==> flow/design.v <==
module rad4_reference(
    input [31:0] x,
    input [10:0] y,
    output [31:0] p
    );
    wire [5:0] sign_factor;
    wire [32:0] PP_5;
    wire [32:0] PP_4;
    wire [32:0] PP_3;
    wire [32:0] PP_2;
    wire [32:0] PP_1;
    wire [32:0] PP_0;
    wire [2:0] tmp1;
    wire [2:0] tmp0;
    assign tmp1 = {y[10],y[10:9]}; 
    assign tmp0 = {y[1:0],1'b0};
    rad4_BE PP5_gen(
        .x1(tmp1),
        .y(x),
        .sign_factor(sign_factor[5]),
        .PP(PP_5)
        );
    rad4_BE PP4_gen(
        .x1(y[9:7]),
        .y(x),
        .sign_factor(sign_factor[4]),
        .PP(PP_4)
        );
    rad4_BE PP3_gen(
        .x1(y[7:5]),
        .y(x),
        .sign_factor(sign_factor[3]),
        .PP(PP_3)
        );
    rad4_BE PP2_gen(
        .x1(y[5:3]),
        .y(x),
        .sign_factor(sign_factor[2]),
        .PP(PP_2)
        );
    rad4_BE PP1_gen(
        .x1(y[3:1]),
        .y(x),
        .sign_factor(sign_factor[1]),
        .PP(PP_1)
        );
    rad4_BE PP0_gen(
        .x1(tmp0),
        .y(x),
        .sign_factor(sign_factor[0]),
        .PP(PP_0)
        );
    PP_add Final(
        .sign_factor(sign_factor),
        .PP_5(PP_5),
        .PP_4(PP_4),
        .PP_3(PP_3),
        .PP_2(PP_2),
        .PP_1(PP_1),
        .PP_0(PP_0),
        .p(p)
        );
endmodule
module rad4_BE(
    input [2:0] x1,
    input [31:0] y,
    output sign_factor,
    output [32:0] PP
    );
    wire one, two, sign;
    code encode_block(
        .one(one),
        .two(two),
        .sign(sign),
        .y2(x1[2]),
        .y1(x1[1]),
        .y0(x1[0])
        );
    wire [32:0] tmp1_pp; 
    assign tmp1_pp = {y[31],y};  
    wire [33:0] out1;
    assign out1[0] = sign;
    genvar i;
    generate
        for ( i = 0; i < 33; i = i+1 )
            begin : pp_rad4_first 
            product pp_pr(tmp1_pp[i],out1[i],one,two,sign,PP[i],out1[i+1]);
            end
    endgenerate
    sgn_gen sign_gen(one,two,sign,sign_factor);
endmodule
module code(one,two,sign,y2,y1,y0);  
	input y2,y1,y0;                     
	output one,two,sign;                
	wire [1:0]k;                        
	xor x1(one,y0,y1);                  
	xor x2(k[1],y2,y1);                 
	not n1(k[0],one);                   
	and a1(two,k[0],k[1]);              
	assign sign=y2;                     
endmodule   
module product(x1,x0,one,two,sign,p,i);
	input x1,x0,sign,one,two;
	output p,i;
	wire [1:0] k;
	xor xo1(i,x1,sign);
	and a1(k[1],i,one);
	and a0(k[0],x0,two);
	or o1(p,k[1],k[0]);
endmodule
module sgn_gen(one,two,sign,sign_factor);
    input sign,one,two;
    output sign_factor;
    wire k;
    or o1(k,one,two);
    and a1(sign_factor,sign,k);
endmodule
module PP_add(
    input [5:0] sign_factor,
    input [32:0] PP_5,
    input [32:0] PP_4,
    input [32:0] PP_3,
    input [32:0] PP_2,
    input [32:0] PP_1,
    input [32:0] PP_0,
    output [31:0] p
    );
    wire [5:0] E_MSB;
    assign E_MSB[0] = ~ PP_0[32];
    assign E_MSB[1] = ~ PP_1[32];
    assign E_MSB[2] = ~ PP_2[32];
    assign E_MSB[3] = ~ PP_3[32];
    assign E_MSB[4] = ~ PP_4[32];
    assign E_MSB[5] = ~ PP_5[32];
    wire [33:0] sum00_FA;
    wire [33:0] carry00_FA;
    wire [33:0] tmp001_FA;
    wire [33:0] tmp002_FA;
    wire [33:0] tmp003_FA;
    assign tmp001_FA = {E_MSB[0],{3{PP_0[32]}},PP_0[32:4],PP_0[2]};
    assign tmp002_FA = {E_MSB[1],PP_1[32],PP_1[32:2],PP_1[0]};
    assign tmp003_FA = {PP_2,sign_factor[1]};
    genvar i001;
    generate
        for (i001 = 0; i001 < 34; i001 = i001 + 1)
            begin : pp_fad00
            FAd pp_fad(tmp001_FA[i001],tmp002_FA[i001], tmp003_FA[i001], carry00_FA[i001],sum00_FA[i001]);
            end
    endgenerate
    wire [1:0] sum00_HA;
    wire [1:0] carry00_HA;
    wire [1:0] tmp001_HA;
    wire [1:0] tmp002_HA;
    assign tmp001_HA = {1'b1,PP_0[3]};
    assign tmp002_HA = {PP_2[32],PP_1[1]};
    genvar i002;
    generate
        for (i002 = 0; i002 < 2; i002 = i002 + 1)
            begin : pp_had00
            HAd pp_had(tmp001_HA[i002],tmp002_HA[i002],carry00_HA[i002],sum00_HA[i002]);
            end
    endgenerate
    wire [32:0] sum01_FA;
    wire [32:0] carry01_FA;
    wire [32:0] tmp011_FA;
    wire [32:0] tmp012_FA;
    wire [32:0] tmp013_FA;
    assign tmp011_FA = {1'b1,E_MSB[3],PP_3[32],PP_3[32:4],PP_3[2]};
    assign tmp012_FA = {PP_4[32],PP_4[32:2],PP_4[0]};
    assign tmp013_FA = {PP_5[31:0],sign_factor[4]};
    genvar i011;
    generate
        for (i011 = 0; i011 < 33; i011 = i011 + 1)
            begin : pp_fad01
            FAd pp_fad(tmp011_FA[i011],tmp012_FA[i011], tmp013_FA[i011], carry01_FA[i011],sum01_FA[i011]);
            end
    endgenerate
    wire [1:0] sum01_HA;
    wire [1:0] carry01_HA;
    wire [1:0] tmp011_HA;
    wire [1:0] tmp012_HA;
    assign tmp011_HA = {E_MSB[4],PP_3[3]};
    assign tmp012_HA = {PP_5[32],PP_4[1]};
    genvar i012;
    generate
        for (i012 = 0; i012 < 2; i012 = i012 + 1)
            begin : pp_had01
            HAd pp_had(tmp011_HA[i012],tmp012_HA[i012],carry01_HA[i012],sum01_HA[i012]);
            end
    endgenerate
    wire [33:0] sum10_FA;
    wire [33:0] carry10_FA;
    wire [33:0] tmp101_FA;
    wire [33:0] tmp102_FA;
    wire [33:0] tmp103_FA;
    assign tmp101_FA = {E_MSB[2],sum00_HA[1],sum00_FA[33:3],sum00_FA[1]};
    assign tmp102_FA = {carry00_HA[1],carry00_FA[33:2],carry00_HA[0]};
    assign tmp103_FA = {sum01_FA[29:1],sum01_HA[0],sum01_FA[0],PP_3[1:0],sign_factor[2]};
    genvar i010;
    generate
        for (i010 = 0; i010 < 34; i010 = i010 + 1)
            begin : pp_fad10
            FAd pp_fad(tmp101_FA[i010],tmp102_FA[i010], tmp103_FA[i010], carry10_FA[i010],sum10_FA[i010]);
            end
    endgenerate
    wire [1:0] sum10_HA;
    wire [1:0] carry10_HA;
    wire [1:0] tmp101_HA;
    wire [1:0] tmp102_HA;
    assign tmp101_HA = {1'b1,sum00_FA[2]};
    assign tmp102_HA = {sum01_FA[30],carry00_FA[1]};
    genvar i013;
    generate
        for (i013 = 0; i013 < 2; i013 = i013 + 1)
            begin : pp_had11
            HAd pp_had(tmp101_HA[i013],tmp102_HA[i013],carry10_HA[i013],sum10_HA[i013]);
            end
    endgenerate
    wire [32:0] sum20_FA;
    wire [32:0] carry20_FA;
    wire [32:0] tmp201_FA;
    wire [32:0] tmp202_FA;
    wire [32:0] tmp203_FA;
    assign tmp201_FA = {carry10_HA[1],sum10_HA[1],sum10_FA[33:4],sum10_FA[1]};
    assign tmp202_FA = {sum01_FA[31],carry10_FA[33:3],carry10_HA[0]};
    assign tmp203_FA = {carry01_FA[30:1],carry01_HA[0],carry01_FA[0],sign_factor[3]};
    genvar i020;
    generate
        for (i020 = 0; i020 < 33; i020 = i020 + 1)
            begin : pp_fad20
            FAd pp_fad(tmp201_FA[i020],tmp202_FA[i020], tmp203_FA[i020], carry20_FA[i020],sum20_FA[i020]);
            end
    endgenerate
    wire [3:0] sum20_HA;
    wire [3:0] carry20_HA;
    wire [3:0] tmp201_HA;
    wire [3:0] tmp202_HA;
    assign tmp201_HA = {sum01_HA[1],sum01_FA[32],sum10_FA[3:2]};
    assign tmp202_HA = {carry01_FA[32:31],carry10_FA[2:1]};
    genvar i021;
    generate
        for (i021 = 0; i021 < 4; i021 = i021 + 1)
            begin : pp_had21
            HAd pp_had(tmp201_HA[i021],tmp202_HA[i021],carry20_HA[i021],sum20_HA[i021]);
            end
    endgenerate
    wire  sum30_FA;
    wire  carry30_FA;
    FAd pp_fad(sum20_FA[2],carry20_FA[1], sign_factor[5], carry30_FA,sum30_FA);
    wire [32:0] sum30_HA;
    wire [32:0] carry30_HA;
    wire [32:0] tmp301_HA;
    wire [32:0] tmp302_HA;
    assign tmp301_HA = {carry01_HA[1],sum20_HA[3:2],sum20_FA[32:3]};
    assign tmp302_HA = {carry20_HA[3:2],carry20_FA[32:2]};
    genvar i031;
    generate
        for (i031 = 0; i031 < 33; i031 = i031 + 1)
            begin : pp_had31
            HAd pp_had(tmp301_HA[i031],tmp302_HA[i031],carry30_HA[i031],sum30_HA[i031]);
            end
    endgenerate
    wire [44:0] tmp_sum;
    wire [44:0] tmp_add1;
    wire [44:0] tmp_add2;
    assign tmp_add1 = {1'b0,sum30_HA,sum30_FA,sum20_FA[1],sum20_HA[1:0],sum20_FA[0],sum10_HA[0],sum10_FA[0],sum00_HA[0],sum00_FA[0],PP_0[1:0]};
    assign tmp_add2 = {carry30_HA,carry30_FA,1'b0,carry20_HA[1:0],carry20_FA[0],1'b0,carry10_FA[0],1'b0,carry00_FA[0],2'b0,sign_factor[0]}; 
    assign tmp_sum = tmp_add1 + tmp_add2;
    assign p = tmp_sum[41:10];
endmodule
module FAd(a,b,c,cy,sm);
	input a,b,c;
	output cy,sm;
	wire x,y,z;
	xor x1(x,a,b);
	xor x2(sm,x,c);
	and a1(y,a,b);
	and a2(z,x,c);
	or o1(cy,y,z);
endmodule 
module HAd(a,b,cy,sm);
	input a,b;
	output cy,sm;
	xor x1(sm,a,b);
	and a1(cy,a,b);
endmodule 
module rad4_reference1(
    input [31:0] x,
    input [10:0] y,
    output [31:0] p
    );
    wire [5:0] sign_factor;
    wire [32:0] PP_5;
    wire [32:0] PP_4;
    wire [32:0] PP_3;
    wire [32:0] PP_2;
    wire [32:0] PP_1;
    wire [32:0] PP_0;
    wire [2:0] tmp1;
    wire [2:0] tmp0;
    assign tmp1 = {y[10],y[10:9]}; 
    assign tmp0 = {y[1:0],1'b0};
    rad4_BE1 PP5_gen(
        .x1(tmp1),
        .y(x),
        .sign_factor(sign_factor[5]),
        .PP(PP_5)
        );
    rad4_BE1 PP4_gen(
        .x1(y[9:7]),
        .y(x),
        .sign_factor(sign_factor[4]),
        .PP(PP_4)
        );
    rad4_BE1 PP3_gen(
        .x1(y[7:5]),
        .y(x),
        .sign_factor(sign_factor[3]),
        .PP(PP_3)
        );
    rad4_BE1 PP2_gen(
        .x1(y[5:3]),
        .y(x),
        .sign_factor(sign_factor[2]),
        .PP(PP_2)
        );
    rad4_BE1 PP1_gen(
        .x1(y[3:1]),
        .y(x),
        .sign_factor(sign_factor[1]),
        .PP(PP_1)
        );
    rad4_BE1 PP0_gen(
        .x1(tmp0),
        .y(x),
        .sign_factor(sign_factor[0]),
        .PP(PP_0)
        );
    PP_add1 Final(
        .sign_factor(sign_factor),
        .PP_5(PP_5),
        .PP_4(PP_4),
        .PP_3(PP_3),
        .PP_2(PP_2),
        .PP_1(PP_1),
        .PP_0(PP_0),
        .p(p)
        );
endmodule
module rad4_BE1(
    input [2:0] x1,
    input [31:0] y,
    output sign_factor,
    output [32:0] PP
    );
    wire one, two, sign;
    code1 encode1_block(
        .one(one),
        .two(two),
        .sign(sign),
        .y2(x1[2]),
        .y1(x1[1]),
        .y0(x1[0])
        );
    wire [32:0] tmp1_pp; 
    assign tmp1_pp = {y[31],y};  
    wire [33:0] out1;
    assign out1[0] = sign;
    genvar i;
    generate
        for ( i = 0; i < 33; i = i+1 )
            begin : pp_rad4_first 
            product1 pp_pr(tmp1_pp[i],out1[i],one,two,sign,PP[i],out1[i+1]);
            end
    endgenerate
    assign sign_factor = sign & (one | two);
endmodule
module code1(one,two,sign,y2,y1,y0);  
	input y2,y1,y0;                     
	output one,two,sign;                
	wire [1:0]k;                        
	xor x1(one,y0,y1);                  
	xor x2(k[1],y2,y1);                 
	not n1(k[0],one);                   
	and a1(two,k[0],k[1]);              
	assign sign=y2;                     
endmodule   
module product1(x1,x0,one,two,sign,p,i);
	input x1,x0,sign,one,two;
	output p,i;
	wire [1:0] k;
	xor xo1(i,x1,sign);
	and a1(k[1],i,one);
	and a0(k[0],x0,two);
	or o1(p,k[1],k[0]);
endmodule
module PP_add1(
    input [5:0] sign_factor,
    input [32:0] PP_5,
    input [32:0] PP_4,
    input [32:0] PP_3,
    input [32:0] PP_2,
    input [32:0] PP_1,
    input [32:0] PP_0,
    output [31:0] p
    );
    wire [5:0] E_MSB;
    assign E_MSB[0] = ~ PP_0[32];
    assign E_MSB[1] = ~ PP_1[32];
    assign E_MSB[2] = ~ PP_2[32];
    assign E_MSB[3] = ~ PP_3[32];
    assign E_MSB[4] = ~ PP_4[32];
    assign E_MSB[5] = ~ PP_5[32];
    wire [33:0] sum00_FA;
    wire [33:0] carry00_FA;
    wire [33:0] tmp001_FA;
    wire [33:0] tmp002_FA;
    wire [33:0] tmp003_FA;
    assign tmp001_FA = {E_MSB[0],{3{PP_0[32]}},PP_0[32:4],PP_0[2]};
    assign tmp002_FA = {E_MSB[1],PP_1[32],PP_1[32:2],PP_1[0]};
    assign tmp003_FA = {PP_2,sign_factor[1]};
    genvar i001;
    generate
        for (i001 = 0; i001 < 34; i001 = i001 + 1)
            begin : pp_FAd100
            FAd1 pp_FAd1(tmp001_FA[i001],tmp002_FA[i001], tmp003_FA[i001], carry00_FA[i001],sum00_FA[i001]);
            end
    endgenerate
    wire [1:0] sum00_HA;
    wire [1:0] carry00_HA;
    wire [1:0] tmp001_HA;
    wire [1:0] tmp002_HA;
    assign tmp001_HA = {1'b1,PP_0[3]};
    assign tmp002_HA = {PP_2[32],PP_1[1]};
    genvar i002;
    generate
        for (i002 = 0; i002 < 2; i002 = i002 + 1)
            begin : pp_HAd100
            HAd1 pp_HAd1(tmp001_HA[i002],tmp002_HA[i002],carry00_HA[i002],sum00_HA[i002]);
            end
    endgenerate
    wire [32:0] sum01_FA;
    wire [32:0] carry01_FA;
    wire [32:0] tmp011_FA;
    wire [32:0] tmp012_FA;
    wire [32:0] tmp013_FA;
    assign tmp011_FA = {1'b1,E_MSB[3],PP_3[32],PP_3[32:4],PP_3[2]};
    assign tmp012_FA = {PP_4[32],PP_4[32:2],PP_4[0]};
    assign tmp013_FA = {PP_5[31:0],sign_factor[4]};
    genvar i011;
    generate
        for (i011 = 0; i011 < 33; i011 = i011 + 1)
            begin : pp_FAd101
            FAd1 pp_FAd1(tmp011_FA[i011],tmp012_FA[i011], tmp013_FA[i011], carry01_FA[i011],sum01_FA[i011]);
            end
    endgenerate
    wire [1:0] sum01_HA;
    wire [1:0] carry01_HA;
    wire [1:0] tmp011_HA;
    wire [1:0] tmp012_HA;
    assign tmp011_HA = {E_MSB[4],PP_3[3]};
    assign tmp012_HA = {PP_5[32],PP_4[1]};
    genvar i012;
    generate
        for (i012 = 0; i012 < 2; i012 = i012 + 1)
            begin : pp_HAd101
            HAd1 pp_HAd1(tmp011_HA[i012],tmp012_HA[i012],carry01_HA[i012],sum01_HA[i012]);
            end
    endgenerate
    wire [33:0] sum10_FA;
    wire [33:0] carry10_FA;
    wire [33:0] tmp101_FA;
    wire [33:0] tmp102_FA;
    wire [33:0] tmp103_FA;
    assign tmp101_FA = {E_MSB[2],sum00_HA[1],sum00_FA[33:3],sum00_FA[1]};
    assign tmp102_FA = {carry00_HA[1],carry00_FA[33:2],carry00_HA[0]};
    assign tmp103_FA = {sum01_FA[29:1],sum01_HA[0],sum01_FA[0],PP_3[1:0],sign_factor[2]};
    genvar i010;
    generate
        for (i010 = 0; i010 < 34; i010 = i010 + 1)
            begin : pp_FAd110
            FAd1 pp_FAd1(tmp101_FA[i010],tmp102_FA[i010], tmp103_FA[i010], carry10_FA[i010],sum10_FA[i010]);
            end
    endgenerate
    wire [1:0] sum10_HA;
    wire [1:0] carry10_HA;
    wire [1:0] tmp101_HA;
    wire [1:0] tmp102_HA;
    assign tmp101_HA = {1'b1,sum00_FA[2]};
    assign tmp102_HA = {sum01_FA[30],carry00_FA[1]};
    genvar i013;
    generate
        for (i013 = 0; i013 < 2; i013 = i013 + 1)
            begin : pp_HAd111
            HAd1 pp_HAd1(tmp101_HA[i013],tmp102_HA[i013],carry10_HA[i013],sum10_HA[i013]);
            end
    endgenerate
    wire [32:0] sum20_FA;
    wire [32:0] carry20_FA;
    wire [32:0] tmp201_FA;
    wire [32:0] tmp202_FA;
    wire [32:0] tmp203_FA;
    assign tmp201_FA = {carry10_HA[1],sum10_HA[1],sum10_FA[33:4],sum10_FA[1]};
    assign tmp202_FA = {sum01_FA[31],carry10_FA[33:3],carry10_HA[0]};
    assign tmp203_FA = {carry01_FA[30:1],carry01_HA[0],carry01_FA[0],sign_factor[3]};
    genvar i020;
    generate
        for (i020 = 0; i020 < 33; i020 = i020 + 1)
            begin : pp_FAd120
            FAd1 pp_FAd1(tmp201_FA[i020],tmp202_FA[i020], tmp203_FA[i020], carry20_FA[i020],sum20_FA[i020]);
            end
    endgenerate
    wire [3:0] sum20_HA;
    wire [3:0] carry20_HA;
    wire [3:0] tmp201_HA;
    wire [3:0] tmp202_HA;
    assign tmp201_HA = {sum01_HA[1],sum01_FA[32],sum10_FA[3:2]};
    assign tmp202_HA = {carry01_FA[32:31],carry10_FA[2:1]};
    genvar i021;
    generate
        for (i021 = 0; i021 < 4; i021 = i021 + 1)
            begin : pp_HAd121
            HAd1 pp_HAd1(tmp201_HA[i021],tmp202_HA[i021],carry20_HA[i021],sum20_HA[i021]);
            end
    endgenerate
    wire  sum30_FA;
    wire  carry30_FA;
    FAd1 pp_FAd1(sum20_FA[2],carry20_FA[1], sign_factor[5], carry30_FA,sum30_FA);
    wire [32:0] sum30_HA;
    wire [32:0] carry30_HA;
    wire [32:0] tmp301_HA;
    wire [32:0] tmp302_HA;
    assign tmp301_HA = {carry01_HA[1],sum20_HA[3:2],sum20_FA[32:3]};
    assign tmp302_HA = {carry20_HA[3:2],carry20_FA[32:2]};
    genvar i031;
    generate
        for (i031 = 0; i031 < 33; i031 = i031 + 1)
            begin : pp_HAd131
            HAd1 pp_HAd1(tmp301_HA[i031],tmp302_HA[i031],carry30_HA[i031],sum30_HA[i031]);
            end
    endgenerate
    wire [44:0] tmp_sum;
    wire [44:0] tmp_add1;
    wire [44:0] tmp_add2;
    assign tmp_add1 = {1'b0,sum30_HA,sum30_FA,sum20_FA[1],sum20_HA[1:0],sum20_FA[0],sum10_HA[0],sum10_FA[0],sum00_HA[0],sum00_FA[0],PP_0[1:0]};
    assign tmp_add2 = {carry30_HA,carry30_FA,1'b0,carry20_HA[1:0],carry20_FA[0],1'b0,carry10_FA[0],1'b0,carry00_FA[0],2'b0,sign_factor[0]}; 
    assign tmp_sum = tmp_add1 + tmp_add2;
    assign p = tmp_sum[41:10];
endmodule
module FAd1(a,b,c,cy,sm);
	input a,b,c;
	output cy,sm;
	wire x,y,z;
	xor x1(x,a,b);
	xor x2(sm,x,c);
	and a1(y,a,b);
	and a2(z,x,c);
	or o1(cy,y,z);
endmodule 
module HAd1(a,b,cy,sm);
	input a,b;
	output cy,sm;
	xor x1(sm,a,b);
	and a1(cy,a,b);
endmodule 
module rad4_reference2(
    input [31:0] x,
    input [10:0] y,
    output [31:0] p
    );
    wire [5:0] sign_factor;
    wire [32:0] PP_5;
    wire [32:0] PP_4;
    wire [32:0] PP_3;
    wire [32:0] PP_2;
    wire [32:0] PP_1;
    wire [32:0] PP_0;
    wire [2:0] tmp1;
    wire [2:0] tmp0;
    assign tmp1 = {y[10],y[10:9]}; 
    assign tmp0 = {y[1:0],1'b0};
    rad4_BE2 PP5_gen(
        .x1(tmp1),
        .y(x),
        .sign_factor(sign_factor[5]),
        .PP(PP_5)
        );
    rad4_BE2 PP4_gen(
        .x1(y[9:7]),
        .y(x),
        .sign_factor(sign_factor[4]),
        .PP(PP_4)
        );
    rad4_BE2 PP3_gen(
        .x1(y[7:5]),
        .y(x),
        .sign_factor(sign_factor[3]),
        .PP(PP_3)
        );
    rad4_BE2 PP2_gen(
        .x1(y[5:3]),
        .y(x),
        .sign_factor(sign_factor[2]),
        .PP(PP_2)
        );
    rad4_BE2 PP1_gen(
        .x1(y[3:1]),
        .y(x),
        .sign_factor(sign_factor[1]),
        .PP(PP_1)
        );
    rad4_BE2 PP0_gen(
        .x1(tmp0),
        .y(x),
        .sign_factor(sign_factor[0]),
        .PP(PP_0)
        );
    PP_add2 Final(
        .sign_factor(sign_factor),
        .PP_5(PP_5),
        .PP_4(PP_4),
        .PP_3(PP_3),
        .PP_2(PP_2),
        .PP_1(PP_1),
        .PP_0(PP_0),
        .p(p)
        );
endmodule
module rad4_BE2(
    input [2:0] x1,
    input [31:0] y,
    output sign_factor,
    output [32:0] PP
    );
    wire one, two, sign;
    code2 encode2_block(
        .one(one),
        .two(two),
        .sign(sign),
        .y2(x1[2]),
        .y1(x1[1]),
        .y0(x1[0])
        );
    wire [32:0] tmp1_pp; 
    assign tmp1_pp = {y[31],y};  
    wire [33:0] out1;
    assign out1[0] = sign;
    genvar i;
    generate
        for ( i = 0; i < 33; i = i+1 )
            begin : pp_rad4_first 
            product2 pp_pr(tmp1_pp[i],out1[i],one,two,sign,PP[i],out1[i+1]);
            end
    endgenerate
    assign sign_factor = sign & (one | two);
endmodule
module code2(one,two,sign,y2,y1,y0);  
	input y2,y1,y0;                     
	output one,two,sign;                
	wire [1:0]k;                        
	xor x1(one,y0,y1);                  
	xor x2(k[1],y2,y1);                 
	not n1(k[0],one);                   
	and a1(two,k[0],k[1]);              
	assign sign=y2;                     
endmodule   
module product2(x1,x0,one,two,sign,p,i);
	input x1,x0,sign,one,two;
	output p,i;
	wire [1:0] k;
	xor xo1(i,x1,sign);
	and a1(k[1],i,one);
	and a0(k[0],x0,two);
	or o1(p,k[1],k[0]);
endmodule
module PP_add2(
    input [5:0] sign_factor,
    input [32:0] PP_5,
    input [32:0] PP_4,
    input [32:0] PP_3,
    input [32:0] PP_2,
    input [32:0] PP_1,
    input [32:0] PP_0,
    output [31:0] p
    );
    wire [5:0] E_MSB;
    assign E_MSB[0] = ~ PP_0[32];
    assign E_MSB[1] = ~ PP_1[32];
    assign E_MSB[2] = ~ PP_2[32];
    assign E_MSB[3] = ~ PP_3[32];
    assign E_MSB[4] = ~ PP_4[32];
    assign E_MSB[5] = ~ PP_5[32];
    wire [33:0] sum00_FA;
    wire [33:0] carry00_FA;
    wire [33:0] tmp001_FA;
    wire [33:0] tmp002_FA;
    wire [33:0] tmp003_FA;
    assign tmp001_FA = {E_MSB[0],{3{PP_0[32]}},PP_0[32:4],PP_0[2]};
    assign tmp002_FA = {E_MSB[1],PP_1[32],PP_1[32:2],PP_1[0]};
    assign tmp003_FA = {PP_2,sign_factor[1]};
    genvar i001;
    generate
        for (i001 = 0; i001 < 34; i001 = i001 + 1)
            begin : pp_FAd200
            FAd2 pp_FAd2(tmp001_FA[i001],tmp002_FA[i001], tmp003_FA[i001], carry00_FA[i001],sum00_FA[i001]);
            end
    endgenerate
    wire [1:0] sum00_HA;
    wire [1:0] carry00_HA;
    wire [1:0] tmp001_HA;
    wire [1:0] tmp002_HA;
    assign tmp001_HA = {1'b1,PP_0[3]};
    assign tmp002_HA = {PP_2[32],PP_1[1]};
    genvar i002;
    generate
        for (i002 = 0; i002 < 2; i002 = i002 + 1)
            begin : pp_HAd200
            HAd2 pp_HAd2(tmp001_HA[i002],tmp002_HA[i002],carry00_HA[i002],sum00_HA[i002]);
            end
    endgenerate
    wire [32:0] sum01_FA;
    wire [32:0] carry01_FA;
    wire [32:0] tmp011_FA;
    wire [32:0] tmp012_FA;
    wire [32:0] tmp013_FA;
    assign tmp011_FA = {1'b1,E_MSB[3],PP_3[32],PP_3[32:4],PP_3[2]};
    assign tmp012_FA = {PP_4[32],PP_4[32:2],PP_4[0]};
    assign tmp013_FA = {PP_5[31:0],sign_factor[4]};
    genvar i011;
    generate
        for (i011 = 0; i011 < 33; i011 = i011 + 1)
            begin : pp_FAd201
            FAd2 pp_FAd2(tmp011_FA[i011],tmp012_FA[i011], tmp013_FA[i011], carry01_FA[i011],sum01_FA[i011]);
            end
    endgenerate
    wire [1:0] sum01_HA;
    wire [1:0] carry01_HA;
    wire [1:0] tmp011_HA;
    wire [1:0] tmp012_HA;
    assign tmp011_HA = {E_MSB[4],PP_3[3]};
    assign tmp012_HA = {PP_5[32],PP_4[1]};
    genvar i012;
    generate
        for (i012 = 0; i012 < 2; i012 = i012 + 1)
            begin : pp_HAd201
            HAd2 pp_HAd2(tmp011_HA[i012],tmp012_HA[i012],carry01_HA[i012],sum01_HA[i012]);
            end
    endgenerate
    wire [33:0] sum10_FA;
    wire [33:0] carry10_FA;
    wire [33:0] tmp101_FA;
    wire [33:0] tmp102_FA;
    wire [33:0] tmp103_FA;
    assign tmp101_FA = {E_MSB[2],sum00_HA[1],sum00_FA[33:3],sum00_FA[1]};
    assign tmp102_FA = {carry00_HA[1],carry00_FA[33:2],carry00_HA[0]};
    assign tmp103_FA = {sum01_FA[29:1],sum01_HA[0],sum01_FA[0],PP_3[1:0],sign_factor[2]};
    genvar i010;
    generate
        for (i010 = 0; i010 < 34; i010 = i010 + 1)
            begin : pp_FAd210
            FAd2 pp_FAd2(tmp101_FA[i010],tmp102_FA[i010], tmp103_FA[i010], carry10_FA[i010],sum10_FA[i010]);
            end
    endgenerate
    wire [1:0] sum10_HA;
    wire [1:0] carry10_HA;
    wire [1:0] tmp101_HA;
    wire [1:0] tmp102_HA;
    assign tmp101_HA = {1'b1,sum00_FA[2]};
    assign tmp102_HA = {sum01_FA[30],carry00_FA[1]};
    genvar i013;
    generate
        for (i013 = 0; i013 < 2; i013 = i013 + 1)
            begin : pp_HAd211
            HAd2 pp_HAd2(tmp101_HA[i013],tmp102_HA[i013],carry10_HA[i013],sum10_HA[i013]);
            end
    endgenerate
    wire [32:0] sum20_FA;
    wire [32:0] carry20_FA;
    wire [32:0] tmp201_FA;
    wire [32:0] tmp202_FA;
    wire [32:0] tmp203_FA;
    assign tmp201_FA = {carry10_HA[1],sum10_HA[1],sum10_FA[33:4],sum10_FA[1]};
    assign tmp202_FA = {sum01_FA[31],carry10_FA[33:3],carry10_HA[0]};
    assign tmp203_FA = {carry01_FA[30:1],carry01_HA[0],carry01_FA[0],sign_factor[3]};
    genvar i020;
    generate
        for (i020 = 0; i020 < 33; i020 = i020 + 1)
            begin : pp_FAd220
            FAd2 pp_FAd2(tmp201_FA[i020],tmp202_FA[i020], tmp203_FA[i020], carry20_FA[i020],sum20_FA[i020]);
            end
    endgenerate
    wire [3:0] sum20_HA;
    wire [3:0] carry20_HA;
    wire [3:0] tmp201_HA;
    wire [3:0] tmp202_HA;
    assign tmp201_HA = {sum01_HA[1],sum01_FA[32],sum10_FA[3:2]};
    assign tmp202_HA = {carry01_FA[32:31],carry10_FA[2:1]};
    genvar i021;
    generate
        for (i021 = 0; i021 < 4; i021 = i021 + 1)
            begin : pp_HAd221
            HAd2 pp_HAd2(tmp201_HA[i021],tmp202_HA[i021],carry20_HA[i021],sum20_HA[i021]);
            end
    endgenerate
    wire  sum30_FA;
    wire  carry30_FA;
    FAd2 pp_FAd2(sum20_FA[2],carry20_FA[1], sign_factor[5], carry30_FA,sum30_FA);
    wire [32:0] sum30_HA;
    wire [32:0] carry30_HA;
    wire [32:0] tmp301_HA;
    wire [32:0] tmp302_HA;
    assign tmp301_HA = {carry01_HA[1],sum20_HA[3:2],sum20_FA[32:3]};
    assign tmp302_HA = {carry20_HA[3:2],carry20_FA[32:2]};
    genvar i031;
    generate
        for (i031 = 0; i031 < 33; i031 = i031 + 1)
            begin : pp_HAd231
            HAd2 pp_HAd2(tmp301_HA[i031],tmp302_HA[i031],carry30_HA[i031],sum30_HA[i031]);
            end
    endgenerate
    wire [44:0] tmp_sum;
    wire [44:0] tmp_add1;
    wire [44:0] tmp_add2;
    assign tmp_add1 = {1'b0,sum30_HA,sum30_FA,sum20_FA[1],sum20_HA[1:0],sum20_FA[0],sum10_HA[0],sum10_FA[0],sum00_HA[0],sum00_FA[0],PP_0[1:0]};
    assign tmp_add2 = {carry30_HA,carry30_FA,1'b0,carry20_HA[1:0],carry20_FA[0],1'b0,carry10_FA[0],1'b0,carry00_FA[0],2'b0,sign_factor[0]}; 
    assign tmp_sum = tmp_add1 + tmp_add2;
    assign p = tmp_sum[41:10];
endmodule
module FAd2(a,b,c,cy,sm);
	input a,b,c;
	output cy,sm;
	wire x,y,z;
	xor x1(x,a,b);
	xor x2(sm,x,c);
	and a1(y,a,b);
	and a2(z,x,c);
	or o1(cy,y,z);
endmodule 
module HAd2(a,b,cy,sm);
	input a,b;
	output cy,sm;
	xor x1(sm,a,b);
	and a1(cy,a,b);
endmodule 
module rad4_reference3(
    input [31:0] x,
    input [10:0] y,
    output [31:0] p
    );
    wire [5:0] sign_factor;
    wire [32:0] PP_5;
    wire [32:0] PP_4;
    wire [32:0] PP_3;
    wire [32:0] PP_2;
    wire [32:0] PP_1;
    wire [32:0] PP_0;
    wire [2:0] tmp1;
    wire [2:0] tmp0;
    assign tmp1 = {y[10],y[10:9]}; 
    assign tmp0 = {y[1:0],1'b0};
    rad4_BE3 PP5_gen(
        .x1(tmp1),
        .y(x),
        .sign_factor(sign_factor[5]),
        .PP(PP_5)
        );
    rad4_BE3 PP4_gen(
        .x1(y[9:7]),
        .y(x),
        .sign_factor(sign_factor[4]),
        .PP(PP_4)
        );
    rad4_BE3 PP3_gen(
        .x1(y[7:5]),
        .y(x),
        .sign_factor(sign_factor[3]),
        .PP(PP_3)
        );
    rad4_BE3 PP2_gen(
        .x1(y[5:3]),
        .y(x),
        .sign_factor(sign_factor[2]),
        .PP(PP_2)
        );
    rad4_BE3 PP1_gen(
        .x1(y[3:1]),
        .y(x),
        .sign_factor(sign_factor[1]),
        .PP(PP_1)
        );
    rad4_BE3 PP0_gen(
        .x1(tmp0),
        .y(x),
        .sign_factor(sign_factor[0]),
        .PP(PP_0)
        );
    PP_add3 Final(
        .sign_factor(sign_factor),
        .PP_5(PP_5),
        .PP_4(PP_4),
        .PP_3(PP_3),
        .PP_2(PP_2),
        .PP_1(PP_1),
        .PP_0(PP_0),
        .p(p)
        );
endmodule
module rad4_BE3(
    input [2:0] x1,
    input [31:0] y,
    output sign_factor,
    output [32:0] PP
    );
    wire one, two, sign;
    code3 encode3_block(
        .one(one),
        .two(two),
        .sign(sign),
        .y2(x1[2]),
        .y1(x1[1]),
        .y0(x1[0])
        );
    wire [32:0] tmp1_pp; 
    assign tmp1_pp = {y[31],y};  
    wire [33:0] out1;
    assign out1[0] = sign;
    genvar i;
    generate
        for ( i = 0; i < 33; i = i+1 )
            begin : pp_rad4_first 
            product3 pp_pr(tmp1_pp[i],out1[i],one,two,sign,PP[i],out1[i+1]);
            end
    endgenerate
    assign sign_factor = sign & (one | two);
endmodule
module code3(one,two,sign,y2,y1,y0);  
	input y2,y1,y0;                     
	output one,two,sign;                
	wire [1:0]k;                        
	xor x1(one,y0,y1);                  
	xor x2(k[1],y2,y1);                 
	not n1(k[0],one);                   
	and a1(two,k[0],k[1]);              
	assign sign=y2;                     
endmodule   
module product3(x1,x0,one,two,sign,p,i);
	input x1,x0,sign,one,two;
	output p,i;
	wire [1:0] k;
	xor xo1(i,x1,sign);
	and a1(k[1],i,one);
	and a0(k[0],x0,two);
	or o1(p,k[1],k[0]);
endmodule
module PP_add3(
    input [5:0] sign_factor,
    input [32:0] PP_5,
    input [32:0] PP_4,
    input [32:0] PP_3,
    input [32:0] PP_2,
    input [32:0] PP_1,
    input [32:0] PP_0,
    output [31:0] p
    );
    wire [5:0] E_MSB;
    assign E_MSB[0] = ~ PP_0[32];
    assign E_MSB[1] = ~ PP_1[32];
    assign E_MSB[2] = ~ PP_2[32];
    assign E_MSB[3] = ~ PP_3[32];
    assign E_MSB[4] = ~ PP_4[32];
    assign E_MSB[5] = ~ PP_5[32];
    wire [33:0] sum00_FA;
    wire [33:0] carry00_FA;
    wire [33:0] tmp001_FA;
    wire [33:0] tmp002_FA;
    wire [33:0] tmp003_FA;
    assign tmp001_FA = {E_MSB[0],{3{PP_0[32]}},PP_0[32:4],PP_0[2]};
    assign tmp002_FA = {E_MSB[1],PP_1[32],PP_1[32:2],PP_1[0]};
    assign tmp003_FA = {PP_2,sign_factor[1]};
    genvar i001;
    generate
        for (i001 = 0; i001 < 34; i001 = i001 + 1)
            begin : pp_FAd300
            FAd3 pp_FAd3(tmp001_FA[i001],tmp002_FA[i001], tmp003_FA[i001], carry00_FA[i001],sum00_FA[i001]);
            end
    endgenerate
    wire [1:0] sum00_HA;
    wire [1:0] carry00_HA;
    wire [1:0] tmp001_HA;
    wire [1:0] tmp002_HA;
    assign tmp001_HA = {1'b1,PP_0[3]};
    assign tmp002_HA = {PP_2[32],PP_1[1]};
    genvar i002;
    generate
        for (i002 = 0; i002 < 2; i002 = i002 + 1)
            begin : pp_HAd300
            HAd3 pp_HAd3(tmp001_HA[i002],tmp002_HA[i002],carry00_HA[i002],sum00_HA[i002]);
            end
    endgenerate
    wire [32:0] sum01_FA;
    wire [32:0] carry01_FA;
    wire [32:0] tmp011_FA;
    wire [32:0] tmp012_FA;
    wire [32:0] tmp013_FA;
    assign tmp011_FA = {1'b1,E_MSB[3],PP_3[32],PP_3[32:4],PP_3[2]};
    assign tmp012_FA = {PP_4[32],PP_4[32:2],PP_4[0]};
    assign tmp013_FA = {PP_5[31:0],sign_factor[4]};
    genvar i011;
    generate
        for (i011 = 0; i011 < 33; i011 = i011 + 1)
            begin : pp_FAd301
            FAd3 pp_FAd3(tmp011_FA[i011],tmp012_FA[i011], tmp013_FA[i011], carry01_FA[i011],sum01_FA[i011]);
            end
    endgenerate
    wire [1:0] sum01_HA;
    wire [1:0] carry01_HA;
    wire [1:0] tmp011_HA;
    wire [1:0] tmp012_HA;
    assign tmp011_HA = {E_MSB[4],PP_3[3]};
    assign tmp012_HA = {PP_5[32],PP_4[1]};
    genvar i012;
    generate
        for (i012 = 0; i012 < 2; i012 = i012 + 1)
            begin : pp_HAd301
            HAd3 pp_HAd3(tmp011_HA[i012],tmp012_HA[i012],carry01_HA[i012],sum01_HA[i012]);
            end
    endgenerate
    wire [33:0] sum10_FA;
    wire [33:0] carry10_FA;
    wire [33:0] tmp101_FA;
    wire [33:0] tmp102_FA;
    wire [33:0] tmp103_FA;
    assign tmp101_FA = {E_MSB[2],sum00_HA[1],sum00_FA[33:3],sum00_FA[1]};
    assign tmp102_FA = {carry00_HA[1],carry00_FA[33:2],carry00_HA[0]};
    assign tmp103_FA = {sum01_FA[29:1],sum01_HA[0],sum01_FA[0],PP_3[1:0],sign_factor[2]};
    genvar i010;
    generate
        for (i010 = 0; i010 < 34; i010 = i010 + 1)
            begin : pp_FAd310
            FAd3 pp_FAd3(tmp101_FA[i010],tmp102_FA[i010], tmp103_FA[i010], carry10_FA[i010],sum10_FA[i010]);
            end
    endgenerate
    wire [1:0] sum10_HA;
    wire [1:0] carry10_HA;
    wire [1:0] tmp101_HA;
    wire [1:0] tmp102_HA;
    assign tmp101_HA = {1'b1,sum00_FA[2]};
    assign tmp102_HA = {sum01_FA[30],carry00_FA[1]};
    genvar i013;
    generate
        for (i013 = 0; i013 < 2; i013 = i013 + 1)
            begin : pp_HAd311
            HAd3 pp_HAd3(tmp101_HA[i013],tmp102_HA[i013],carry10_HA[i013],sum10_HA[i013]);
            end
    endgenerate
    wire [32:0] sum20_FA;
    wire [32:0] carry20_FA;
    wire [32:0] tmp201_FA;
    wire [32:0] tmp202_FA;
    wire [32:0] tmp203_FA;
    assign tmp201_FA = {carry10_HA[1],sum10_HA[1],sum10_FA[33:4],sum10_FA[1]};
    assign tmp202_FA = {sum01_FA[31],carry10_FA[33:3],carry10_HA[0]};
    assign tmp203_FA = {carry01_FA[30:1],carry01_HA[0],carry01_FA[0],sign_factor[3]};
    genvar i020;
    generate
        for (i020 = 0; i020 < 33; i020 = i020 + 1)
            begin : pp_FAd320
            FAd3 pp_FAd3(tmp201_FA[i020],tmp202_FA[i020], tmp203_FA[i020], carry20_FA[i020],sum20_FA[i020]);
            end
    endgenerate
    wire [3:0] sum20_HA;
    wire [3:0] carry20_HA;
    wire [3:0] tmp201_HA;
    wire [3:0] tmp202_HA;
    assign tmp201_HA = {sum01_HA[1],sum01_FA[32],sum10_FA[3:2]};
    assign tmp202_HA = {carry01_FA[32:31],carry10_FA[2:1]};
    genvar i021;
    generate
        for (i021 = 0; i021 < 4; i021 = i021 + 1)
            begin : pp_HAd321
            HAd3 pp_HAd3(tmp201_HA[i021],tmp202_HA[i021],carry20_HA[i021],sum20_HA[i021]);
            end
    endgenerate
    wire  sum30_FA;
    wire  carry30_FA;
    FAd3 pp_FAd3(sum20_FA[2],carry20_FA[1], sign_factor[5], carry30_FA,sum30_FA);
    wire [32:0] sum30_HA;
    wire [32:0] carry30_HA;
    wire [32:0] tmp301_HA;
    wire [32:0] tmp302_HA;
    assign tmp301_HA = {carry01_HA[1],sum20_HA[3:2],sum20_FA[32:3]};
    assign tmp302_HA = {carry20_HA[3:2],carry20_FA[32:2]};
    genvar i031;
    generate
        for (i031 = 0; i031 < 33; i031 = i031 + 1)
            begin : pp_HAd331
            HAd3 pp_HAd3(tmp301_HA[i031],tmp302_HA[i031],carry30_HA[i031],sum30_HA[i031]);
            end
    endgenerate
    wire [44:0] tmp_sum;
    wire [44:0] tmp_add1;
    wire [44:0] tmp_add2;
    assign tmp_add1 = {1'b0,sum30_HA,sum30_FA,sum20_FA[1],sum20_HA[1:0],sum20_FA[0],sum10_HA[0],sum10_FA[0],sum00_HA[0],sum00_FA[0],PP_0[1:0]};
    assign tmp_add2 = {carry30_HA,carry30_FA,1'b0,carry20_HA[1:0],carry20_FA[0],1'b0,carry10_FA[0],1'b0,carry00_FA[0],2'b0,sign_factor[0]}; 
    assign tmp_sum = tmp_add1 + tmp_add2;
    assign p = tmp_sum[41:10];
endmodule
module FAd3(a,b,c,cy,sm);
	input a,b,c;
	output cy,sm;
	wire x,y,z;
	xor x1(x,a,b);
	xor x2(sm,x,c);
	and a1(y,a,b);
	and a2(z,x,c);
	or o1(cy,y,z);
endmodule 
module HAd3(a,b,cy,sm);
	input a,b;
	output cy,sm;
	xor x1(sm,a,b);
	and a1(cy,a,b);
endmodule 
module fos_exact_tra_v1(
    input [31:0] x_in,
    input [10:0] a1,
    input clk,
    input reset,
    output [31:0] y_out);
    wire [31:0] b1x;
    wire [31:0] a1y;
    wire signed [31:0] sum0_next;
    wire signed [31:0] sum1;
    reg signed [31:0] sum0;
    rad4_reference mult(sum1,a1,a1y);
    assign y_out = sum0 + x_in;
    assign sum1 = y_out;
    assign sum0_next = a1y - x_in;
    always @ (posedge clk)
    if (reset) begin
        sum0 <= 32'b0;
    end else begin
        sum0 <= sum0_next;
    end
endmodule
module fos_exact_v1(
    input [31:0] x_in,
    input [10:0] a1,
    input clk,
    input reset,
    output [31:0] y_out);
    wire signed [31:0] Data_feedforward;
    wire signed [31:0] Data_feedback;
    wire signed [31:0] sum0;
    reg signed  [31:0] Samples_in1; 
    reg signed  [31:0] Samples_in2; 
    reg signed  [31:0] Samples_out; 
    assign Data_feedforward = {Samples_in2}; 
    assign y_out = Samples_in1 - Data_feedforward - Data_feedback; 
    rad4_reference mult(Samples_out,a1,Data_feedback);
   always @ (posedge clk) 
   if(reset == 1) begin
         Samples_in1 <= 0; 
         Samples_in2 <= 0; 
         Samples_out <= 0; 
      end 
   else begin 
      Samples_in1 <= x_in; 
      Samples_in2 <= Samples_in1; 
      Samples_out <= y_out; 
   end 
endmodule
module fos_exact_tra_v2(
    input [31:0] x_in,
    input [10:0] a1,
    input clk,
    input reset,
    output [31:0] y_out);
    wire [31:0] b1x;
    wire [31:0] a1y;
    wire signed [31:0] sum0_next;
    wire signed [31:0] sum1;
    reg signed [31:0] sum0;
    rad4_reference1 mult(sum1,a1,a1y);
    assign y_out = sum0 + x_in;
    assign sum1 = y_out;
    assign sum0_next = a1y - x_in;
    always @ (posedge clk)
    if (reset) begin
        sum0 <= 32'b0;
    end else begin
        sum0 <= sum0_next;
    end
endmodule
module fos_exact_v2(
    input [31:0] x_in,
    input [10:0] a1,
    input clk,
    input reset,
    output [31:0] y_out);
    wire signed [31:0] Data_feedforward;
    wire signed [31:0] Data_feedback;
    wire signed [31:0] sum0;
    reg signed  [31:0] Samples_in1; 
    reg signed  [31:0] Samples_in2; 
    reg signed  [31:0] Samples_out; 
    assign Data_feedforward = {Samples_in2}; 
    assign y_out = Samples_in1 - Data_feedforward - Data_feedback; 
    rad4_reference1 mult(Samples_out,a1,Data_feedback);
   always @ (posedge clk) 
   if(reset == 1) begin
         Samples_in1 <= 0; 
         Samples_in2 <= 0; 
         Samples_out <= 0; 
      end 
   else begin 
      Samples_in1 <= x_in; 
      Samples_in2 <= Samples_in1; 
      Samples_out <= y_out; 
   end 
endmodule
module fos_exact_tra_v3(
    input [31:0] x_in,
    input [10:0] a1,
    input [10:0] b1,
    input clk,
    input reset,
    output [31:0] y_out);
    wire [31:0] b1x;
    wire [31:0] a1y;
    wire signed [31:0] sum0_next;
    wire signed [31:0] sum1;
    reg signed [31:0] sum0;
    rad4_reference2 mult(x_in,b1,b1x);
    rad4_reference2 mult2(sum1,a1,a1y);
    assign y_out = sum0 + x_in;
    assign sum1 = y_out;
    assign sum0_next = b1x + a1y;
    always @ (posedge clk)
    if (reset) begin
        sum0 <= 32'b0;
    end else begin
        sum0 <= sum0_next;
    end
endmodule
module fos_exact_v3(
    input [31:0] x_in,
    input [10:0] a1,
    input [10:0] b1,
    input clk,
    input reset,
    output [31:0] y_out);
    wire signed [31:0] Data_feedforward;
    wire signed [31:0] Data_feedback;
    wire signed [31:0] sum0;
    reg signed  [31:0] Samples_in1; 
    reg signed  [31:0] Samples_in2; 
    reg signed  [31:0] Samples_out; 
    assign y_out = Samples_in1 + Data_feedforward - Data_feedback; 
    rad4_reference2 mult(Samples_out,a1,Data_feedback);
    rad4_reference2 mult1(Samples_in2,b1,Data_feedforward);                     
   always @ (posedge clk) 
   if(reset == 1) begin
         Samples_in1 <= 0; 
         Samples_in2 <= 0; 
         Samples_out <= 0; 
      end 
   else begin 
      Samples_in1 <= x_in; 
      Samples_in2 <= Samples_in1; 
      Samples_out <= y_out; 
   end 
endmodule
module fos_exact_tra_v4(
    input [31:0] x_in,
    input [10:0] a1,
    input clk,
    input reset,
    output [31:0] y_out);
    wire [31:0] b1x;
    wire [31:0] a1y;
    wire signed [31:0] sum0_next;
    wire signed [31:0] sum1;
    reg signed [31:0] sum0;
    rad4_reference3 mult(sum1,a1,a1y);
    assign y_out = sum0 + x_in;
    assign sum1 = y_out;
    assign sum0_next = a1y;
    always @ (posedge clk)
    if (reset) begin
        sum0 <= 32'b0;
    end else begin
        sum0 <= sum0_next;
    end
endmodule
module fos_exact_v4(
    input [31:0] x_in,
    input [10:0] a1,
    input clk,
    input reset,
    output [31:0] y_out);
    wire signed [31:0] Data_feedforward;
    wire signed [31:0] Data_feedback;
    wire signed [31:0] sum0;
    reg signed  [31:0] Samples_in1; 
    reg signed  [31:0] Samples_in2; 
    reg signed  [31:0] Samples_out; 
    assign y_out = Samples_in1 - Data_feedback; 
    rad4_reference3 mult(Samples_out,a1,Data_feedback);
   always @ (posedge clk) 
   if(reset == 1) begin
         Samples_in1 <= 0; 
         Samples_in2 <= 0; 
         Samples_out <= 0; 
      end 
   else begin 
      Samples_in1 <= x_in; 
      Samples_in2 <= Samples_in1; 
      Samples_out <= y_out; 
   end 
endmodule
module a_filter_reference_32x11(
    input [31:0] x_in,
    input clk,
    input [5:0] reset,
    output [31:0] y_out);
    wire [10:0] a1_1;
    wire [10:0] a1_2;
    wire [10:0] a1_3;
    wire [10:0] a1_4;
    wire [10:0] b1;
    assign a1_1 = -11'sd208;
    assign a1_2 = -11'sd1021;
    assign a1_3 = -11'sd930;
    assign a1_4 = -11'sd1010;
    assign b1 = 11'sd307;
    wire [31:0] y_1;
    wire [31:0] y_2;
    wire [31:0] y_3;
    wire [31:0] y_4;
    wire [31:0] y_5;
    fos_exact_v4 first_stage(x_in,a1_4,clk,reset[0],y_1);
    fos_exact_v3 second_stage(y_1,a1_3,b1,clk,reset[1],y_2);
    fos_exact_v2 third_stage(y_2,a1_2,clk,reset[2],y_3);
    fos_exact_v2 fourth_stage(y_3,a1_2,clk,reset[3],y_4);
    fos_exact_v1 fifth_stage(y_4,a1_1,clk,reset[4],y_5);
    fos_exact_v1 sixth_stage(y_5,a1_1,clk,reset[5],y_out);
endmodule
==> reports on a_filter_reference_32x11 <==
## From RTL to reports: a_filter_reference_32x11

Tool output for the design above before and after an edit, in the order of the flow.
"unedited" refers to lines of the RTL above, "edited" to lines of the edited file.
"difference": "edited" minus "unedited" as printed here. "relative change": 100 x difference / "unedited".
Library cell names are shortened.
The mark n/a stands for no value.

| inputs | value |
|---|---|
| design top | a_filter_reference_32x11 |
| clock input | clk |
| library | sky130hd |
| timing corner | tt_025C_1v80 |

## The edit

Unified diff, file above to edited file.
This change comes from a script, not from a designer. The edited design behaves differently; no optimisation was intended.

```diff
@@ -580,10 +580,13 @@
     assign tmp1 = {y[10],y[10:9]}; 
     assign tmp0 = {y[1:0],1'b0};
+    wire [32:0] PP_5_a, PP_5_b;
     rad4_BE2 PP5_gen(
         .x1(tmp1),
         .y(x),
         .sign_factor(sign_factor[5]),
-        .PP(PP_5)
-        );
+        .PP(PP_5_a)
+        );
+    rad4_BE2 PP5_gen_2 (.x1(tmp1), .y(~x), .PP(PP_5_b));
+    assign PP_5 = PP_5_a ^ PP_5_b;
     rad4_BE2 PP4_gen(
         .x1(y[9:7]),
```

## Word level

Source: Yosys, flattened and elaborated, memories not mapped. Widths are those after wreduce; folded enables and synchronous resets count as part of the registers. Registers that Yosys merges into a memory's read port (data or address) are not register bits. Print and check cells do not count. Equal cells are merged and count once.

Storage and ports:

| item | unedited | edited | difference | relative change (%) |
|---|---|---|---|---|
| register bits | 544 | 544 | 0 | 0.00 |
| input bits | 39 | 39 | 0 | 0.00 |
| output and inout port bits | 32 | 32 | 0 | 0.00 |

Cells by class:

| item | unedited | edited | difference | relative change (%) |
|---|---|---|---|---|
| add/sub/neg operators | 18 | 18 | 0 | 0.00 |
| bitwise logic cells | 3071 | 3106 | +35 | +1.14 |

Operator list:

| kind | unedited | edited | difference | relative change (%) |
|---|---|---|---|---|
| 1-bit NOT | 235 | 268 | +33 | +14.04 |
| 32-bit NOT | 0 | 1 | +1 | n/a |
| 33-bit bitwise XOR | 0 | 1 | +1 | n/a |

Operator kinds equal on both sides are left out: 6.

## Logic depth

Yosys ltp: most cells in a row. Word level: on the elaborated netlist, between registers, memories and ports. Mapped: between sequential cells and ports; inverters and the memories' decode and read muxes count.

Depth:

| item | unedited | edited | difference | relative change (%) |
|---|---|---|---|---|
| depth after elaboration | 14 | 14 | 0 | 0.00 |
| ABC_AREA | 0 | 0 | n/a | n/a |
| gate-level depth with buffers | 33 | 35 | +2 | +6.06 |
| gate-level depth less buffers | 33 | 34 | +1 | +3.03 |

## Mapped cells and area

The flow's flattened synthesis, as Yosys stat reports it; memories are mapped. The netlist is that of the ABC_AREA named above (0 if unset); the other value can give another one.

Mapped netlist:

| item | unedited | edited | difference | relative change (%) |
|---|---|---|---|---|
| cell count | 6357 | 6247 | -110 | -1.73 |
| cell area after synthesis (mm²) | 0.0553181 | 0.0546186 | -0.0006995 | -1.26 |
| area of sequential cells (mm²) | 0.0108904 | 0.0108904 | 0.0000000 | 0.00 |
| flip-flops | 544 | 544 | 0 | 0.00 |
| buffers | 77 | 71 | -6 | -7.79 |

Cell types:

| cell | unedited | edited | difference | relative change (%) |
|---|---|---|---|---|
| nor2b_1 | 109 | 162 | +53 | +48.62 |
| a21oi_1 | 295 | 255 | -40 | -13.56 |
| ha_1 | 1128 | 1092 | -36 | -3.19 |
| o21ai_0 | 145 | 119 | -26 | -17.93 |
| a31oi_1 | 41 | 18 | -23 | -56.10 |
| inv_1 | 1581 | 1562 | -19 | -1.20 |
| nor3_1 | 84 | 68 | -16 | -19.05 |
| nor2_1 | 625 | 610 | -15 | -2.40 |
| o21ai_1 | 0 | 12 | +12 | n/a |
| xor2_1 | 141 | 130 | -11 | -7.80 |
| clkbuf_1 | 70 | 59 | -11 | -15.71 |
| a21o_1 | 165 | 174 | +9 | +5.45 |
| a221oi_1 | 15 | 7 | -8 | -53.33 |
| a211o_1 | 3 | 11 | +8 | +266.67 |
| nor4_1 | 11 | 4 | -7 | -63.64 |
| a221o_1 | 8 | 1 | -7 | -87.50 |
| nor4bb_1 | 8 | 1 | -7 | -87.50 |
| a21boi_0 | 12 | 18 | +6 | +50.00 |

Cell types equal on both sides are left out: 15.
Not every row of either side is listed.
By module: a second synthesis without flattening, with its own total; a netlist apart from the flattened one above.

Unflattened totals:

| item | unedited | edited | difference | relative change (%) |
|---|---|---|---|---|
| cell total of the unflattened synthesis | 9980 | 10259 | +279 | +2.80 |
| area total of the unflattened synthesis (mm²) | 0.095354 | 0.0975548 | +0.0022008 | +2.31 |

Rows give one instance, submodules left out.

Modules, unedited:

| module | instances | cells | area (mm²) | sequential area (mm²) |
|---|---|---|---|---|
| fos_exact_v1 | 2 | 607 | 0.0056892 | 0.0019218 |
| fos_exact_v2 | 2 | 607 | 0.0056892 | 0.0019218 |
| (no name shown) | 396 | 2 | 0.0000175 | 0 |
| (no name shown) | 396 | 2 | 0.0000175 | 0 |
| (no name shown) | 396 | 2 | 0.0000175 | 0 |
| FAd | 270 | 1 | 0.00002 | 0 |
| FAd1 | 270 | 1 | 0.00002 | 0 |
| FAd2 | 270 | 1 | 0.00002 | 0 |
| fos_exact_v3 | 1 | 606 | 0.0053364 | 0.0019218 |
| PP_add | 2 | 327 | 0.0021996 | 0 |
| PP_add1 | 2 | 327 | 0.0021996 | 0 |
| PP_add2 | 2 | 327 | 0.0021996 | 0 |
| fos_exact_v4 | 1 | 406 | 0.0035359 | 0.0012812 |
| (no name shown) | 198 | 2 | 0.0000175 | 0 |

unedited: Modules not listed: 20.

Modules, edited:

| module | instances | cells | area (mm²) | sequential area (mm²) |
|---|---|---|---|---|
| fos_exact_v1 | 2 | 607 | 0.0056892 | 0.0019218 |
| fos_exact_v2 | 2 | 607 | 0.0056892 | 0.0019218 |
| (no name shown) | 462 | 2 | 0.0000175 | 0 |
| (no name shown) | 396 | 2 | 0.0000175 | 0 |
| (no name shown) | 396 | 2 | 0.0000175 | 0 |
| FAd | 270 | 1 | 0.00002 | 0 |
| FAd1 | 270 | 1 | 0.00002 | 0 |
| FAd2 | 270 | 1 | 0.00002 | 0 |
| fos_exact_v3 | 1 | 604 | 0.0053739 | 0.0019218 |
| PP_add | 2 | 327 | 0.0021996 | 0 |
| PP_add1 | 2 | 327 | 0.0021996 | 0 |
| PP_add2 | 2 | 327 | 0.0021996 | 0 |
| fos_exact_v4 | 1 | 413 | 0.0036447 | 0.0012812 |
| (no name shown) | 198 | 2 | 0.0000175 | 0 |

edited: Modules not listed: 20.

## Worst setup path after synthesis

OpenSTA on the mapped netlist: ideal clock, no wires. The path of least setup slack (recovery checks aside). Input and output delay are each 20% of the period. Register names are those of the netlist, which keeps one name where synthesis merged equal registers.

Path after synthesis:

| item | unedited | edited | difference | relative change (%) |
|---|---|---|---|---|
| path type | flip-flop to output port | flip-flop to output port | n/a | n/a |
| start | register sixth_stage.Samples_out[10] | register sixth_stage.Samples_out[4] | n/a | n/a |
| end | output y_out[28] | output y_out[29] | n/a | n/a |
| period (ps) | 9000 | 9000 | 0 | 0.00 |
| output delay (ps) | 1800 | 1800 | 0 | 0.00 |
| launch time at the first pin (ps) | 0 | 0 | 0 | n/a |
| arrival time (ps) | 6100 | 6385 | +285 | +4.67 |
| slack (ps) | 1100 | 815 | -285 | n/a |
| delay of the path (ps) | 6100 | 6385 | +285 | +4.67 |
| stages | 29 | 31 | +2 | +6.90 |
| path buffers | 1 | 1 | 0 | 0.00 |
| synthesis period reached (ps) | 7900 | 8185 | +285 | +3.61 |

"delay of the path" = arrival - input delay + setup time.
At an output port there is no setup time.
"stages" counts driving pins, that of a launching flip-flop among them; a cell with two outputs on the path counts twice.
"synthesis period reached" is the clock period less the worst setup slack; recovery checks do not enter. This is arithmetic on one report: input and output delays are still those of the set period (20% each).
The rows between start and end are the longest chain of elaborated cells between them; the timing report does not say that the signal goes this way. Where chains are equally long, one stands for them.
A line is the first line of the expression or statement that the cell stems from. Yosys adds cells for indexed reads and writes and turns some case tables into memories.

| between the ends, after synthesis, unedited | value |
|---|---|
| path through | dfxtp_1 > inv_1 > ha_1 > ha_1 > inv_1 > fa_1 > inv_1 > ha_1 > ha_1 > and3_1 > a221o_1 > a21oi_1 > o2bb2ai_1 > a211oi_1 > nor2_1 > a21oi_1 > xnor2_1 > fa_1 > inv_1 > ha_1 > buf_1 > nand2_1 > a21o_1 > a31o_2 > a31oi_1 > o21ai_0 > a21oi_1 > o21ai_0 > o31a_1 |
| length of the longest elaborated chain | 9 |
| elaborated cells between the ends (all ways) | 57 |
| classes of those cells | 2 x add/sub; 55 x logic |

Ends and longest elaborated chain, after synthesis, unedited:

| item | line | source |
|---|---|---|
| start: declaration | 1157 | `reg signed  [31:0] Samples_out;` |
| start: assignment | 1165 | `Samples_out <= 0;` |
| start: assignment | 1170 | `Samples_out <= y_out;` |
| 1-bit NOT | n/a |  |
| 1-bit bitwise XOR | 275 | `xor x1(x,a,b);` |
| 1-bit bitwise XOR | 276 | `xor x2(sm,x,c);` |
| 1-bit bitwise XOR | 275 |  |
| 1-bit bitwise AND | 278 | `and a2(z,x,c);` |
| 1-bit bitwise OR | 279 | `or o1(cy,y,z);` |
| 1-bit bitwise XOR | 284 | `xor x1(sm,a,b);` |
| 42-bit adder | 268 | `assign tmp_sum = tmp_add1 + tmp_add2;` |
| 32-bit subtractor | 1159 | `assign y_out = Samples_in1 - Data_feedforward - Data_feedback;` |
| end: declaration | 1326 | `output [31:0] y_out);` |

| between the ends, after synthesis, edited | value |
|---|---|
| path through | dfxtp_1 > inv_1 > ha_1 > ha_1 > inv_1 > fa_1 > inv_1 > ha_1 > ha_1 > a41oi_1 > o21ai_0 > a31oi_1 > o221ai_1 > a21oi_1 > nor2_1 > a21oi_1 > xnor2_1 > fa_1 > inv_1 > ha_1 > clkbuf_1 > a21o_1 > a21o_1 > a21o_1 > a21o_1 > a21o_1 > nor3_1 > a211oi_1 > o32ai_1 > o21ai_1 > xor2_1 |
| length of the longest elaborated chain | 9 |
| elaborated cells between the ends (all ways) | 50 |
| classes of those cells | 2 x add/sub; 48 x logic |

Ends and longest elaborated chain, after synthesis, edited:

| item | line | source |
|---|---|---|
| start: declaration | 1160 | `reg signed  [31:0] Samples_out;` |
| start: assignment | 1168 | `Samples_out <= 0;` |
| start: assignment | 1173 | `Samples_out <= y_out;` |
| 1-bit NOT | n/a |  |
| 1-bit bitwise XOR | 275 | `xor x1(x,a,b);` |
| 1-bit bitwise XOR | 276 | `xor x2(sm,x,c);` |
| 1-bit bitwise XOR | 275 |  |
| 1-bit bitwise AND | 278 | `and a2(z,x,c);` |
| 1-bit bitwise OR | 279 | `or o1(cy,y,z);` |
| 1-bit bitwise XOR | 284 | `xor x1(sm,a,b);` |
| 42-bit adder | 268 | `assign tmp_sum = tmp_add1 + tmp_add2;` |
| 32-bit subtractor | 1162 | `assign y_out = Samples_in1 - Data_feedforward - Data_feedback;` |
| end: declaration | 1329 | `output [31:0] y_out);` |

## Timing after layout

Path of least setup slack in the final report of the runs of pair 1 (OpenROAD, finished layout, wires in). Where an end is a register, its clock arrival counts in the times.
The report prints the path's times to 10 ps; the period is as set.

Path after layout:

| item | unedited | edited | difference | relative change (%) |
|---|---|---|---|---|
| path type | flip-flop to output port | flip-flop to output port | n/a | n/a |
| start | register sixth_stage.Samples_out[10] | register sixth_stage.Samples_out[3] | n/a | n/a |
| end | output y_out[29] | output y_out[29] | n/a | n/a |
| period (ps) | 8860 | 8860 | 0 | 0.00 |
| output delay (ps) | 1770 | 1770 | 0 | 0.00 |
| launch time at the first pin (ps) | 660 | 650 | -10 | -1.52 |
| arrival time (ps) | 6860 | 7000 | +140 | +2.04 |
| slack (ps) | 230 | 90 | -140 | n/a |
| stages | 33 | 35 | +2 | +6.06 |
| path buffers | 5 | 4 | -1 | -20.00 |

The rows between start and end are the longest chain of elaborated cells between them; the timing report does not say that the signal goes this way. Where chains are equally long, one stands for them.

| between the ends, after layout, unedited | value |
|---|---|
| path through | dfxtp_2 > inv_2 > ha_4 > ha_1 > inv_1 > fa_1 > inv_2 > ha_4 > ha_4 > and3_4 > a221o_1 > a21oi_4 > o2bb2ai_4 > a21o_1 > nor2_2 > nor2b_2 > o21a_1 > nor2_2 > xnor2_2 > fa_1 > inv_1 > ha_4 > buf_6 > and3_4 > nand3_2 > a21oi_2 > buf_4 > o31ai_4 > buf_6 > buf_4 > a311oi_4 > xor2_1 > buf_2 |
| length of the longest elaborated chain | 9 |
| elaborated cells between the ends (all ways) | 57 |
| classes of those cells | 2 x add/sub; 55 x logic |

Ends and longest elaborated chain, after layout, unedited:

| item | line | source |
|---|---|---|
| start: declaration | 1157 | `reg signed  [31:0] Samples_out;` |
| start: assignment | 1165 | `Samples_out <= 0;` |
| start: assignment | 1170 | `Samples_out <= y_out;` |
| 1-bit NOT | n/a |  |
| 1-bit bitwise XOR | 275 | `xor x1(x,a,b);` |
| 1-bit bitwise XOR | 276 | `xor x2(sm,x,c);` |
| 1-bit bitwise XOR | 275 |  |
| 1-bit bitwise AND | 278 | `and a2(z,x,c);` |
| 1-bit bitwise OR | 279 | `or o1(cy,y,z);` |
| 1-bit bitwise XOR | 284 | `xor x1(sm,a,b);` |
| 42-bit adder | 268 | `assign tmp_sum = tmp_add1 + tmp_add2;` |
| 32-bit subtractor | 1159 | `assign y_out = Samples_in1 - Data_feedforward - Data_feedback;` |
| end: declaration | 1326 | `output [31:0] y_out);` |

| between the ends, after layout, edited | value |
|---|---|
| path through | dfxtp_2 > inv_2 > ha_1 > ha_1 > inv_1 > fa_1 > inv_2 > ha_4 > ha_4 > a41oi_2 > o21ai_1 > a31oi_1 > buf_4 > nor2b_4 > a21boi_2 > nor2b_1 > nor2_1 > nor2b_1 > buf_4 > nor3_4 > nor2_4 > fa_1 > inv_2 > ha_4 > buf_4 > inv_4 > o21bai_1 > a21oi_2 > a211o_1 > a21o_1 > a211oi_4 > o32ai_4 > o21ai_2 > xor2_1 > buf_2 |
| length of the longest elaborated chain | 9 |
| elaborated cells between the ends (all ways) | 45 |
| classes of those cells | 2 x add/sub; 43 x logic |

Ends and longest elaborated chain, after layout, edited:

| item | line | source |
|---|---|---|
| start: declaration | 1160 | `reg signed  [31:0] Samples_out;` |
| start: assignment | 1168 | `Samples_out <= 0;` |
| start: assignment | 1173 | `Samples_out <= y_out;` |
| 1-bit NOT | n/a |  |
| 1-bit bitwise XOR | 275 | `xor x1(x,a,b);` |
| 1-bit bitwise XOR | 276 | `xor x2(sm,x,c);` |
| 1-bit bitwise XOR | 275 |  |
| 1-bit bitwise AND | 278 | `and a2(z,x,c);` |
| 1-bit bitwise OR | 279 | `or o1(cy,y,z);` |
| 1-bit bitwise XOR | 284 | `xor x1(sm,a,b);` |
| 42-bit adder | 268 | `assign tmp_sum = tmp_add1 + tmp_add2;` |
| 32-bit subtractor | 1162 | `assign y_out = Samples_in1 - Data_feedforward - Data_feedback;` |
| end: declaration | 1329 | `output [31:0] y_out);` |

## Flow runs

Runs of the flow (Yosys, OpenROAD) on both versions; the two runs of a pair have the same settings. The constraints put input and output delay at 20% of the set period each and load the outputs with 0.01 pF.

| flow settings, pair 1 | value |
|---|---|
| CORE_UTILIZATION | 40 |
| period_ns | 8.86 |
| CAP_MARGIN | 20 |
| CORE_MARGIN | 2 |
| SLEW_MARGIN | 20 |

Results, pair 1:

| item | unedited | edited | difference | relative change (%) |
|---|---|---|---|---|
| synthesized cell area (mm²) | 0.0553181 | 0.0546186 | -0.0006995 | -1.26 |
| die size (mm²) | 0.141286 | 0.139517 | -0.001769 | -1.25 |
| standard-cell area after layout (mm²) | 0.0618681 | 0.0613251 | -0.0005430 | -0.88 |
| final utilization (%) | 45.1 | 45.3 | +0.2 | n/a |
| setup slack of the critical path (ps) | 227 | 87 | -140 | n/a |
| summed negative setup slack (ps) | 0 | 0 | 0 | n/a |
| worst hold slack (ps) | 453 | 451 | -2 | n/a |
| achieved period (ps) | 8633 | 8773 | +140 | +1.62 |

| flow settings, pair 2 | value |
|---|---|
| CELL_PAD_IN_SITES_DETAIL_PLACEMENT | 1 |
| CORE_ASPECT_RATIO | 1.42 |
| CORE_MARGIN | 7 |
| CORE_UTILIZATION | 19 |
| CTS_CLUSTER_DIAMETER | 141 |
| CTS_CLUSTER_SIZE | 83 |
| MAX_ROUTING_LAYER | met4 |
| MIN_ROUTING_LAYER | met1 |
| PLACE_DENSITY_LB_ADDON | 0.0 |
| SLEW_MARGIN | 10 |
| period_ns | 11.3 |
| CAP_MARGIN | 20 |

Results, pair 2:

| item | unedited | edited | difference | relative change (%) |
|---|---|---|---|---|
| synthesized cell area (mm²) | 0.0553181 | 0.0546186 | -0.0006995 | -1.26 |
| die size (mm²) | 0.306684 | 0.302905 | -0.003779 | -1.23 |
| standard-cell area after layout (mm²) | 0.062266 | 0.0612412 | -0.0010248 | -1.65 |
| final utilization (%) | 21.5 | 21.4 | -0.1 | n/a |
| setup slack of the critical path (ps) | 731 | 501 | -230 | n/a |
| summed negative setup slack (ps) | 0 | 0 | 0 | n/a |
| worst hold slack (ps) | 454 | 448 | -6 | n/a |
| achieved period (ps) | 10569 | 10799 | +230 | +2.18 |

"achieved period" is the run's clock period less its worst setup slack. It is reckoned from that one timing run; input and output delays stay at 20% of the period that was set.
